==> flow/design.v <==
module izhikevich_neuron #(parameter DT = 16'h0100)  
(
    input wire clk,
    input wire rst,
    input wire [15:0] I,           
    output reg spike               
);
    reg signed [15:0] v, u;
    wire signed [15:0] a = 16'h0051;    
    wire signed [15:0] b = 16'h0200;    
    wire signed [15:0] c = -16'sd16640;  
    wire signed [15:0] d = 16'h0800;    
    wire signed [15:0] v_sq;
    wire signed [15:0] term1, term2, term3, dv_raw, du_raw;
    wire signed [15:0] bv;
    localparam signed [15:0] V_THRESH = 16'd7680;  
    cordic_mult sq_v (.x(v), .y(v), .out(v_sq));
    cordic_mult mul_004 (.x(16'h0148), .y(v_sq), .out(term1));
    cordic_mult mul_5v (.x(16'h0500), .y(v), .out(term2));
    assign term3 = 16'd35840;  
    assign dv_raw = term1 + term2 + term3 - u + I;
    cordic_mult mul_bv (.x(b), .y(v), .out(bv));
    assign du_raw = (bv - u);
    wire signed [15:0] du;
    cordic_mult mul_a (.x(a), .y(du_raw), .out(du));
    wire signed [31:0] dv_dt = dv_raw * $signed(DT);
    wire signed [31:0] du_dt = du * $signed(DT);
    always @(posedge clk or posedge rst) begin
        if (rst) begin
            v <= c;
            u <= 0;
            spike <= 0;
        end else begin
            if (v >= V_THRESH) begin
                v <= c;
                u <= u + d;
                spike <= 1;
            end else begin
                v <= v + dv_dt[23:8];  
                u <= u + du_dt[23:8];
                spike <= 0;
            end
        end
    end
endmodule
module cordic_mult(
    input signed [15:0] x,
    input signed [15:0] y,
    output signed [15:0] out
);
    wire signed [31:0] temp;
    assign temp = x * y;
    assign out = temp[23:8];  
endmodule
Wiki page: izhikevich_neuron / tool data

Tool chain data of izhikevich_neuron
Each step is given for the RTL above and for the edited RTL. "unedited" refers to lines of the RTL above, "edited" to lines of the edited file. "difference": "edited" minus "unedited" as printed here. "relative change": 100 x difference / "unedited". A cell with -- has no value.

Top module: izhikevich_neuron. Clock input: clk. Library: sky130hd. Timing corner: tt_025C_1v80.

Diff
The edit as a unified diff against the file above. The edit is scripted: it alters the design's behaviour and was not made to optimise anything.

```diff
@@ -15,5 +15,5 @@
     wire signed [15:0] bv;
     localparam signed [15:0] V_THRESH = 16'd7680;  
-    cordic_mult sq_v (.x(v), .y(v), .out(v_sq));
+    assign v_sq = v;
     cordic_mult mul_004 (.x(16'h0148), .y(v_sq), .out(term1));
     cordic_mult mul_5v (.x(16'h0500), .y(v), .out(term2));
```

After elaboration
Yosys after proc, flatten, opt, wreduce and memory -nomap, before mapping. Enables and synchronous resets that opt folds into registers are not counted as muxes. Memory bits, and registers merged into a memory's read port (data or address), are not among the register bits. Print and check cells are not counted. Equal cells are merged and count once.

Cells by class: order comparisons (unedited 1, edited 1, difference 0, relative change 0.00%); multiplexer cells (unedited 3, edited 3, difference 0, relative change 0.00%); add/subtract/negate cells (unedited 8, edited 8, difference 0, relative change 0.00%); multipliers (unedited 4, edited 3, difference -1, relative change -25.00%).

Operator list: multiplier 16 x 16 -> 24 bit (unedited 1, edited 0, difference -1, relative change -100.00%).

Unchanged operator kinds not shown: 10.

Word-level totals: input bits (unedited 18, edited 18, difference 0, relative change 0.00%); cells after elaboration (unedited 19, edited 18, difference -1, relative change -5.26%); flip-flop bits (word level) (unedited 33, edited 33, difference 0, relative change 0.00%); output and inout port bits (unedited 1, edited 1, difference 0, relative change 0.00%).

Depth
Depth = most cells in a row (Yosys ltp): at word level without a register or memory, in the mapped netlist without a sequential cell, where the memories' decode and read muxes count.

Logic depth: depth after elaboration (unedited 8, edited 7, difference -1, relative change -12.50%); ABC_AREA (unedited 0, edited 0); gate-level depth with buffers (unedited 49, edited 32, difference -17, relative change -34.69%); gate-level depth less buffers (unedited 47, edited 32, difference -15, relative change -31.91%).

Mapped cells and area
Source: synth_stat.txt of the flow (Yosys; design flattened, memories mapped). It holds for the ABC_AREA given above (unset counts as 0); a run with the other value may have another netlist.

Cells by type: sky130_fd_sc_hd__inv_1 (unedited 467, edited 204, difference -263, relative change -56.32%); sky130_fd_sc_hd__fa_1 (unedited 252, edited 81, difference -171, relative change -67.86%); sky130_fd_sc_hd__ha_1 (unedited 249, edited 186, difference -63, relative change -25.30%); sky130_fd_sc_hd__nand2_1 (unedited 93, edited 35, difference -58, relative change -62.37%); sky130_fd_sc_hd__and2_1 (unedited 47, edited 5, difference -42, relative change -89.36%); sky130_fd_sc_hd__xnor2_1 (unedited 91, edited 58, difference -33, relative change -36.26%); sky130_fd_sc_hd__clkbuf_1 (unedited 24, edited 5, difference -19, relative change -79.17%); sky130_fd_sc_hd__nor2_1 (unedited 64, edited 53, difference -11, relative change -17.19%); sky130_fd_sc_hd__a21o_1 (unedited 23, edited 12, difference -11, relative change -47.83%); sky130_fd_sc_hd__nor2b_1 (unedited 20, edited 9, difference -11, relative change -55.00%); sky130_fd_sc_hd__nand2b_1 (unedited 12, edited 1, difference -11, relative change -91.67%); sky130_fd_sc_hd__o21a_1 (unedited 11, edited 21, difference +10, relative change +90.91%); sky130_fd_sc_hd__nand3_1 (unedited 18, edited 10, difference -8, relative change -44.44%); sky130_fd_sc_hd__a21oi_1 (unedited 53, edited 48, difference -5, relative change -9.43%); sky130_fd_sc_hd__nand4_1 (unedited 7, edited 3, difference -4, relative change -57.14%); sky130_fd_sc_hd__a21boi_0 (unedited 6, edited 2, difference -4, relative change -66.67%); sky130_fd_sc_hd__a31oi_1 (unedited 6, edited 2, difference -4, relative change -66.67%); sky130_fd_sc_hd__nand3b_1 (unedited 4, edited 0, difference -4, relative change -100.00%).

Unchanged cell types not shown: 8. The list need not be complete.

Mapped netlist: chip area (Yosys) (mm^2) (unedited 0.0146428, edited 0.0082066, difference -0.0064362, relative change -43.95%); buffers (unedited 25, edited 6, difference -19, relative change -76.00%); cell count (unedited 1637, edited 919, difference -718, relative change -43.86%); flip-flop cells (unedited 33, edited 33, difference 0, relative change 0.00%); sequential part of the area (mm^2) (unedited 0.0008346, edited 0.0008346, difference 0.0000000, relative change 0.00%).

The figures by module come from a second, unflattened synthesis with its own total; it is not the netlist above.

Second synthesis, totals: cell total of the unflattened synthesis (unedited 4765, edited 3898, difference -867, relative change -18.20%); area total of the unflattened synthesis (mm^2) (unedited 0.0417888, edited 0.0344393, difference -0.0073495, relative change -17.59%).

Each row is one instance without its submodules.

Modules, unedited: cordic_mult (times used 5, area 0.0074096 mm^2, cells 847, sequential area 0 mm^2); izhikevich_neuron (times used 1, area 0.0047408 mm^2, cells 530, sequential area 0.0008346 mm^2).

Modules, edited: cordic_mult (times used 4, area 0.0074246 mm^2, cells 842, sequential area 0 mm^2); izhikevich_neuron (times used 1, area 0.0047408 mm^2, cells 530, sequential area 0.0008346 mm^2).

Path before layout
Path of least setup slack by OpenSTA after synthesis, without wires, with an ideal clock, recovery checks aside; 20% of the period is set as input and as output delay. Where synthesis merged equal registers, the netlist keeps one of their names.

Timing path after synthesis: kind (unedited flip-flop to flip-flop, edited flip-flop to flip-flop); start (unedited register v[11], edited register v[4]); end (unedited register v[15], edited register v[15]); slack (ns) (unedited 0.455, edited 5.298, difference +4.843); buffers on the path (unedited 2, edited 0, difference -2, relative change -100.00%); library setup time (ns) (unedited 0.084, edited 0.089, difference +0.005); arrival time (ns) (unedited 11.461, edited 6.613, difference -4.848, relative change -42.30%); launch time at the first pin (ns) (unedited 0.000, edited 0.000, difference 0.000); clock period (ns) (unedited 12.0, edited 12.0, difference 0.0, relative change 0.00%); path delay (ns) (unedited 11.545, edited 6.702, difference -4.843, relative change -41.95%); data required time (ns) (unedited 11.916, edited 11.911, difference -0.005, relative change -0.04%); stages (unedited 47, edited 26, difference -21, relative change -44.68%); synthesis period reached (ns) (unedited 11.545, edited 6.702, difference -4.843, relative change -41.95%).

"path delay" = arrival - input delay + setup time. "stages": output pins that drive a net of the path, with the launching flip-flop's if there is one; two outputs of one cell count as two. "synthesis period reached" is the clock period less the worst setup slack; recovery checks do not enter. This is arithmetic on one report: input and output delays are still those of the set period (20% each). Between the ends stands the longest chain of elaborated cells between them, by number of cells; it is not shown to be the way that was timed. Of several equally long chains one is given. Each line given opens the expression or statement behind the cell; cells for indexed reads and writes are added by Yosys, which also makes memories of some case tables. A register here has more assigning lines than the two given.

Between the ends, after synthesis, unedited:
Path through: sky130_fd_sc_hd__dfstp_2 -> sky130_fd_sc_hd__clkbuf_1 -> sky130_fd_sc_hd__nand2_1 -> sky130_fd_sc_hd__fa_1 -> sky130_fd_sc_hd__fa_1 -> sky130_fd_sc_hd__fa_1 -> sky130_fd_sc_hd__inv_1 -> sky130_fd_sc_hd__fa_1 -> sky130_fd_sc_hd__fa_1 -> sky130_fd_sc_hd__inv_1 -> sky130_fd_sc_hd__fa_1 -> sky130_fd_sc_hd__inv_1 -> sky130_fd_sc_hd__ha_1 -> sky130_fd_sc_hd__clkbuf_1 -> sky130_fd_sc_hd__a21o_1 -> sky130_fd_sc_hd__a21oi_1 -> sky130_fd_sc_hd__o21bai_1 -> sky130_fd_sc_hd__a21o_1 -> (+11 left out) -> sky130_fd_sc_hd__a21oi_1 -> sky130_fd_sc_hd__nand3b_1 -> sky130_fd_sc_hd__a21oi_1 -> sky130_fd_sc_hd__xnor2_1 -> sky130_fd_sc_hd__fa_1 -> sky130_fd_sc_hd__fa_1 -> sky130_fd_sc_hd__inv_1 -> sky130_fd_sc_hd__fa_1 -> sky130_fd_sc_hd__fa_1 -> sky130_fd_sc_hd__inv_1 -> sky130_fd_sc_hd__ha_1 -> sky130_fd_sc_hd__or2_2 -> sky130_fd_sc_hd__a21oi_1 -> sky130_fd_sc_hd__a31oi_1 -> sky130_fd_sc_hd__a31oi_1 -> sky130_fd_sc_hd__xnor2_1 -> sky130_fd_sc_hd__xnor3_1 -> sky130_fd_sc_hd__or2_2. Under cells in the longest elaborated chain stands 8. Elaborated cells between the ends (all ways): 10. For RTL lines with such cells the number is 4. Those cells by class: add/sub: 5; mul: 3; compare: 1; mux: 1.

RTL lines, path after synthesis, unedited: start, declared (line 8) `reg signed [15:0] v, u;`; start, assigned (line 30) `v <= c;`; start, assigned (line 35) `v <= c;`; multiplier 16 x 16 -> 24 bit (line 52) `assign temp = x * y;`; multiplier 7 x 16 -> 21 bit (line 52); adder 16 bit (2 in a row) (line 21) `assign dv_raw = term1 + term2 + term3 - u + I;`; subtractor 16 bit (line 21); adder 16 bit (line 21); adder 16 bit (line 39) `v <= v + dv_dt[23:8];`; two-way mux 16 bit (line 34) `if (v >= V_THRESH) begin`; end, assigned (line 30); end, assigned (line 35); end, declared (line 8).

Between the ends, after synthesis, edited:
Path through: sky130_fd_sc_hd__dfrtp_1 -> sky130_fd_sc_hd__ha_1 -> sky130_fd_sc_hd__ha_1 -> sky130_fd_sc_hd__fa_1 -> sky130_fd_sc_hd__ha_1 -> sky130_fd_sc_hd__nor2b_1 -> sky130_fd_sc_hd__o21a_1 -> sky130_fd_sc_hd__o31a_1 -> sky130_fd_sc_hd__o41ai_2 -> sky130_fd_sc_hd__o21bai_1 -> sky130_fd_sc_hd__a211oi_1 -> sky130_fd_sc_hd__nor2_1 -> sky130_fd_sc_hd__fa_1 -> sky130_fd_sc_hd__inv_1 -> sky130_fd_sc_hd__fa_1 -> sky130_fd_sc_hd__fa_1 -> sky130_fd_sc_hd__fa_1 -> sky130_fd_sc_hd__inv_1 -> sky130_fd_sc_hd__ha_1 -> sky130_fd_sc_hd__and3_1 -> sky130_fd_sc_hd__a211o_1 -> sky130_fd_sc_hd__a31o_2 -> sky130_fd_sc_hd__a21oi_1 -> sky130_fd_sc_hd__xnor2_1 -> sky130_fd_sc_hd__xnor2_1 -> sky130_fd_sc_hd__nand2_1. Under cells in the longest elaborated chain stands 7. Elaborated cells between the ends (all ways): 9. For RTL lines with such cells the number is 4. Those cells by class: add/sub: 5; mul: 2; compare: 1; mux: 1.

RTL lines, path after synthesis, edited: start, declared (line 8) `reg signed [15:0] v, u;`; start, assigned (line 30) `v <= c;`; start, assigned (line 35) `v <= c;`; multiplier 7 x 16 -> 21 bit (line 52) `assign temp = x * y;`; adder 16 bit (2 in a row) (line 21) `assign dv_raw = term1 + term2 + term3 - u + I;`; subtractor 16 bit (line 21); adder 16 bit (line 21); adder 16 bit (line 39) `v <= v + dv_dt[23:8];`; two-way mux 16 bit (line 34) `if (v >= V_THRESH) begin`; end, assigned (line 30); end, assigned (line 35); end, declared (line 8).

Timing after layout
From the final timing report of each run of pair A: the path of least setup slack in the routed layout; clock arrival at registers is part of the times.

Timing path post-layout: kind (unedited flip-flop to flip-flop, edited flip-flop to flip-flop); start (unedited register v[10], edited register v[4]); end (unedited register v[15], edited register v[15]); data required time (ns) (unedited 11.92, edited 11.88, difference -0.04, relative change -0.34%); stages (unedited 45, edited 27, difference -18, relative change -40.00%); launch time at the first pin (ns) (unedited 0.29, edited 0.27, difference -0.02, relative change -6.90%); clock period (ns) (unedited 11.7, edited 11.7, difference 0.0, relative change 0.00%); arrival time (ns) (unedited 11.64, edited 7.42, difference -4.22, relative change -36.25%); buffers on the path (unedited 1, edited 0, difference -1, relative change -100.00%); library setup time (ns) (unedited 0.07, edited 0.09, difference +0.02); slack (ns) (unedited 0.28, edited 4.47, difference +4.19).

Between the ends stands the longest chain of elaborated cells between them, by number of cells; it is not shown to be the way that was timed. Of several equally long chains one is given. A register here has more assigning lines than the two given.

Between the ends, post-layout, unedited:
Path through: sky130_fd_sc_hd__dfstp_2 -> sky130_fd_sc_hd__nand2_2 -> sky130_fd_sc_hd__fa_1 -> sky130_fd_sc_hd__fa_1 -> sky130_fd_sc_hd__fa_1 -> sky130_fd_sc_hd__inv_1 -> sky130_fd_sc_hd__fa_1 -> sky130_fd_sc_hd__fa_1 -> sky130_fd_sc_hd__inv_2 -> sky130_fd_sc_hd__fa_1 -> sky130_fd_sc_hd__inv_2 -> sky130_fd_sc_hd__ha_4 -> sky130_fd_sc_hd__a21o_1 -> sky130_fd_sc_hd__a21oi_4 -> sky130_fd_sc_hd__o21bai_1 -> sky130_fd_sc_hd__a21o_1 -> sky130_fd_sc_hd__o21bai_4 -> sky130_fd_sc_hd__xnor2_2 -> (+9 left out) -> sky130_fd_sc_hd__nor3_2 -> sky130_fd_sc_hd__o211ai_1 -> sky130_fd_sc_hd__a31o_2 -> sky130_fd_sc_hd__a21oi_1 -> sky130_fd_sc_hd__xnor2_1 -> sky130_fd_sc_hd__ha_1 -> sky130_fd_sc_hd__fa_1 -> sky130_fd_sc_hd__inv_1 -> sky130_fd_sc_hd__fa_1 -> sky130_fd_sc_hd__fa_1 -> sky130_fd_sc_hd__inv_1 -> sky130_fd_sc_hd__ha_2 -> sky130_fd_sc_hd__a21oi_2 -> sky130_fd_sc_hd__a31oi_2 -> sky130_fd_sc_hd__a31oi_1 -> sky130_fd_sc_hd__xnor2_1 -> sky130_fd_sc_hd__xnor3_1 -> sky130_fd_sc_hd__or2_4. Under cells in the longest elaborated chain stands 8. Elaborated cells between the ends (all ways): 10. For RTL lines with such cells the number is 4. Those cells by class: add/sub: 5; mul: 3; compare: 1; mux: 1.

RTL lines, path post-layout, unedited: start, declared (line 8) `reg signed [15:0] v, u;`; start, assigned (line 30) `v <= c;`; start, assigned (line 35) `v <= c;`; multiplier 16 x 16 -> 24 bit (line 52) `assign temp = x * y;`; multiplier 7 x 16 -> 21 bit (line 52); adder 16 bit (2 in a row) (line 21) `assign dv_raw = term1 + term2 + term3 - u + I;`; subtractor 16 bit (line 21); adder 16 bit (line 21); adder 16 bit (line 39) `v <= v + dv_dt[23:8];`; two-way mux 16 bit (line 34) `if (v >= V_THRESH) begin`; end, assigned (line 30); end, assigned (line 35); end, declared (line 8).

Between the ends, post-layout, edited:
Path through: sky130_fd_sc_hd__dfrtp_1 -> sky130_fd_sc_hd__ha_1 -> sky130_fd_sc_hd__ha_1 -> sky130_fd_sc_hd__fa_1 -> sky130_fd_sc_hd__ha_1 -> sky130_fd_sc_hd__nor2b_1 -> sky130_fd_sc_hd__o21a_1 -> sky130_fd_sc_hd__o31a_1 -> sky130_fd_sc_hd__o41ai_2 -> sky130_fd_sc_hd__o21ai_0 -> sky130_fd_sc_hd__nor3_1 -> sky130_fd_sc_hd__nor2_1 -> sky130_fd_sc_hd__a21oi_1 -> sky130_fd_sc_hd__ha_1 -> sky130_fd_sc_hd__fa_1 -> sky130_fd_sc_hd__inv_1 -> sky130_fd_sc_hd__fa_1 -> sky130_fd_sc_hd__fa_1 -> sky130_fd_sc_hd__inv_1 -> sky130_fd_sc_hd__ha_1 -> sky130_fd_sc_hd__or3_1 -> sky130_fd_sc_hd__a211o_1 -> sky130_fd_sc_hd__a31o_2 -> sky130_fd_sc_hd__a21oi_1 -> sky130_fd_sc_hd__xnor2_1 -> sky130_fd_sc_hd__xnor2_1 -> sky130_fd_sc_hd__nand2_1. Under cells in the longest elaborated chain stands 7. Elaborated cells between the ends (all ways): 9. For RTL lines with such cells the number is 4. Those cells by class: add/sub: 5; mul: 2; compare: 1; mux: 1.

RTL lines, path post-layout, edited: start, declared (line 8) `reg signed [15:0] v, u;`; start, assigned (line 30) `v <= c;`; start, assigned (line 35) `v <= c;`; multiplier 7 x 16 -> 21 bit (line 52) `assign temp = x * y;`; adder 16 bit (2 in a row) (line 21) `assign dv_raw = term1 + term2 + term3 - u + I;`; subtractor 16 bit (line 21); adder 16 bit (line 21); adder 16 bit (line 39) `v <= v + dv_dt[23:8];`; two-way mux 16 bit (line 34) `if (v >= V_THRESH) begin`; end, assigned (line 30); end, assigned (line 35); end, declared (line 8).

Flow runs
Runs of the flow (Yosys, OpenROAD) on both versions; the two runs of a pair have the same settings. The constraints put input and output delay at 20% of the set period each and load the outputs with 0.01 pF.

Settings, pair A:
The entry for CORE_UTILIZATION reads 40. PLACE_DENSITY: 0.6. Under period_ns stands 11.7. Under CAP_MARGIN stands 20. The figure for CORE_MARGIN is 2. For SLEW_MARGIN the number is 20.

Final reports, pair A: total negative setup slack (ns) (unedited 0.000, edited 0.000, difference 0.000); die area (mm^2) (unedited 0.0381538, edited 0.0216781, difference -0.0164757, relative change -43.18%); setup slack of the worst path (ns) (unedited 0.276, edited 4.467, difference +4.191); post-synthesis cell area (mm^2) (unedited 0.0146428, edited 0.0082066, difference -0.0064362, relative change -43.95%); utilization (unedited 0.46, edited 0.439, difference -0.021); worst hold slack in the final report (ns) (unedited 0.529, edited 0.532, difference +0.003).
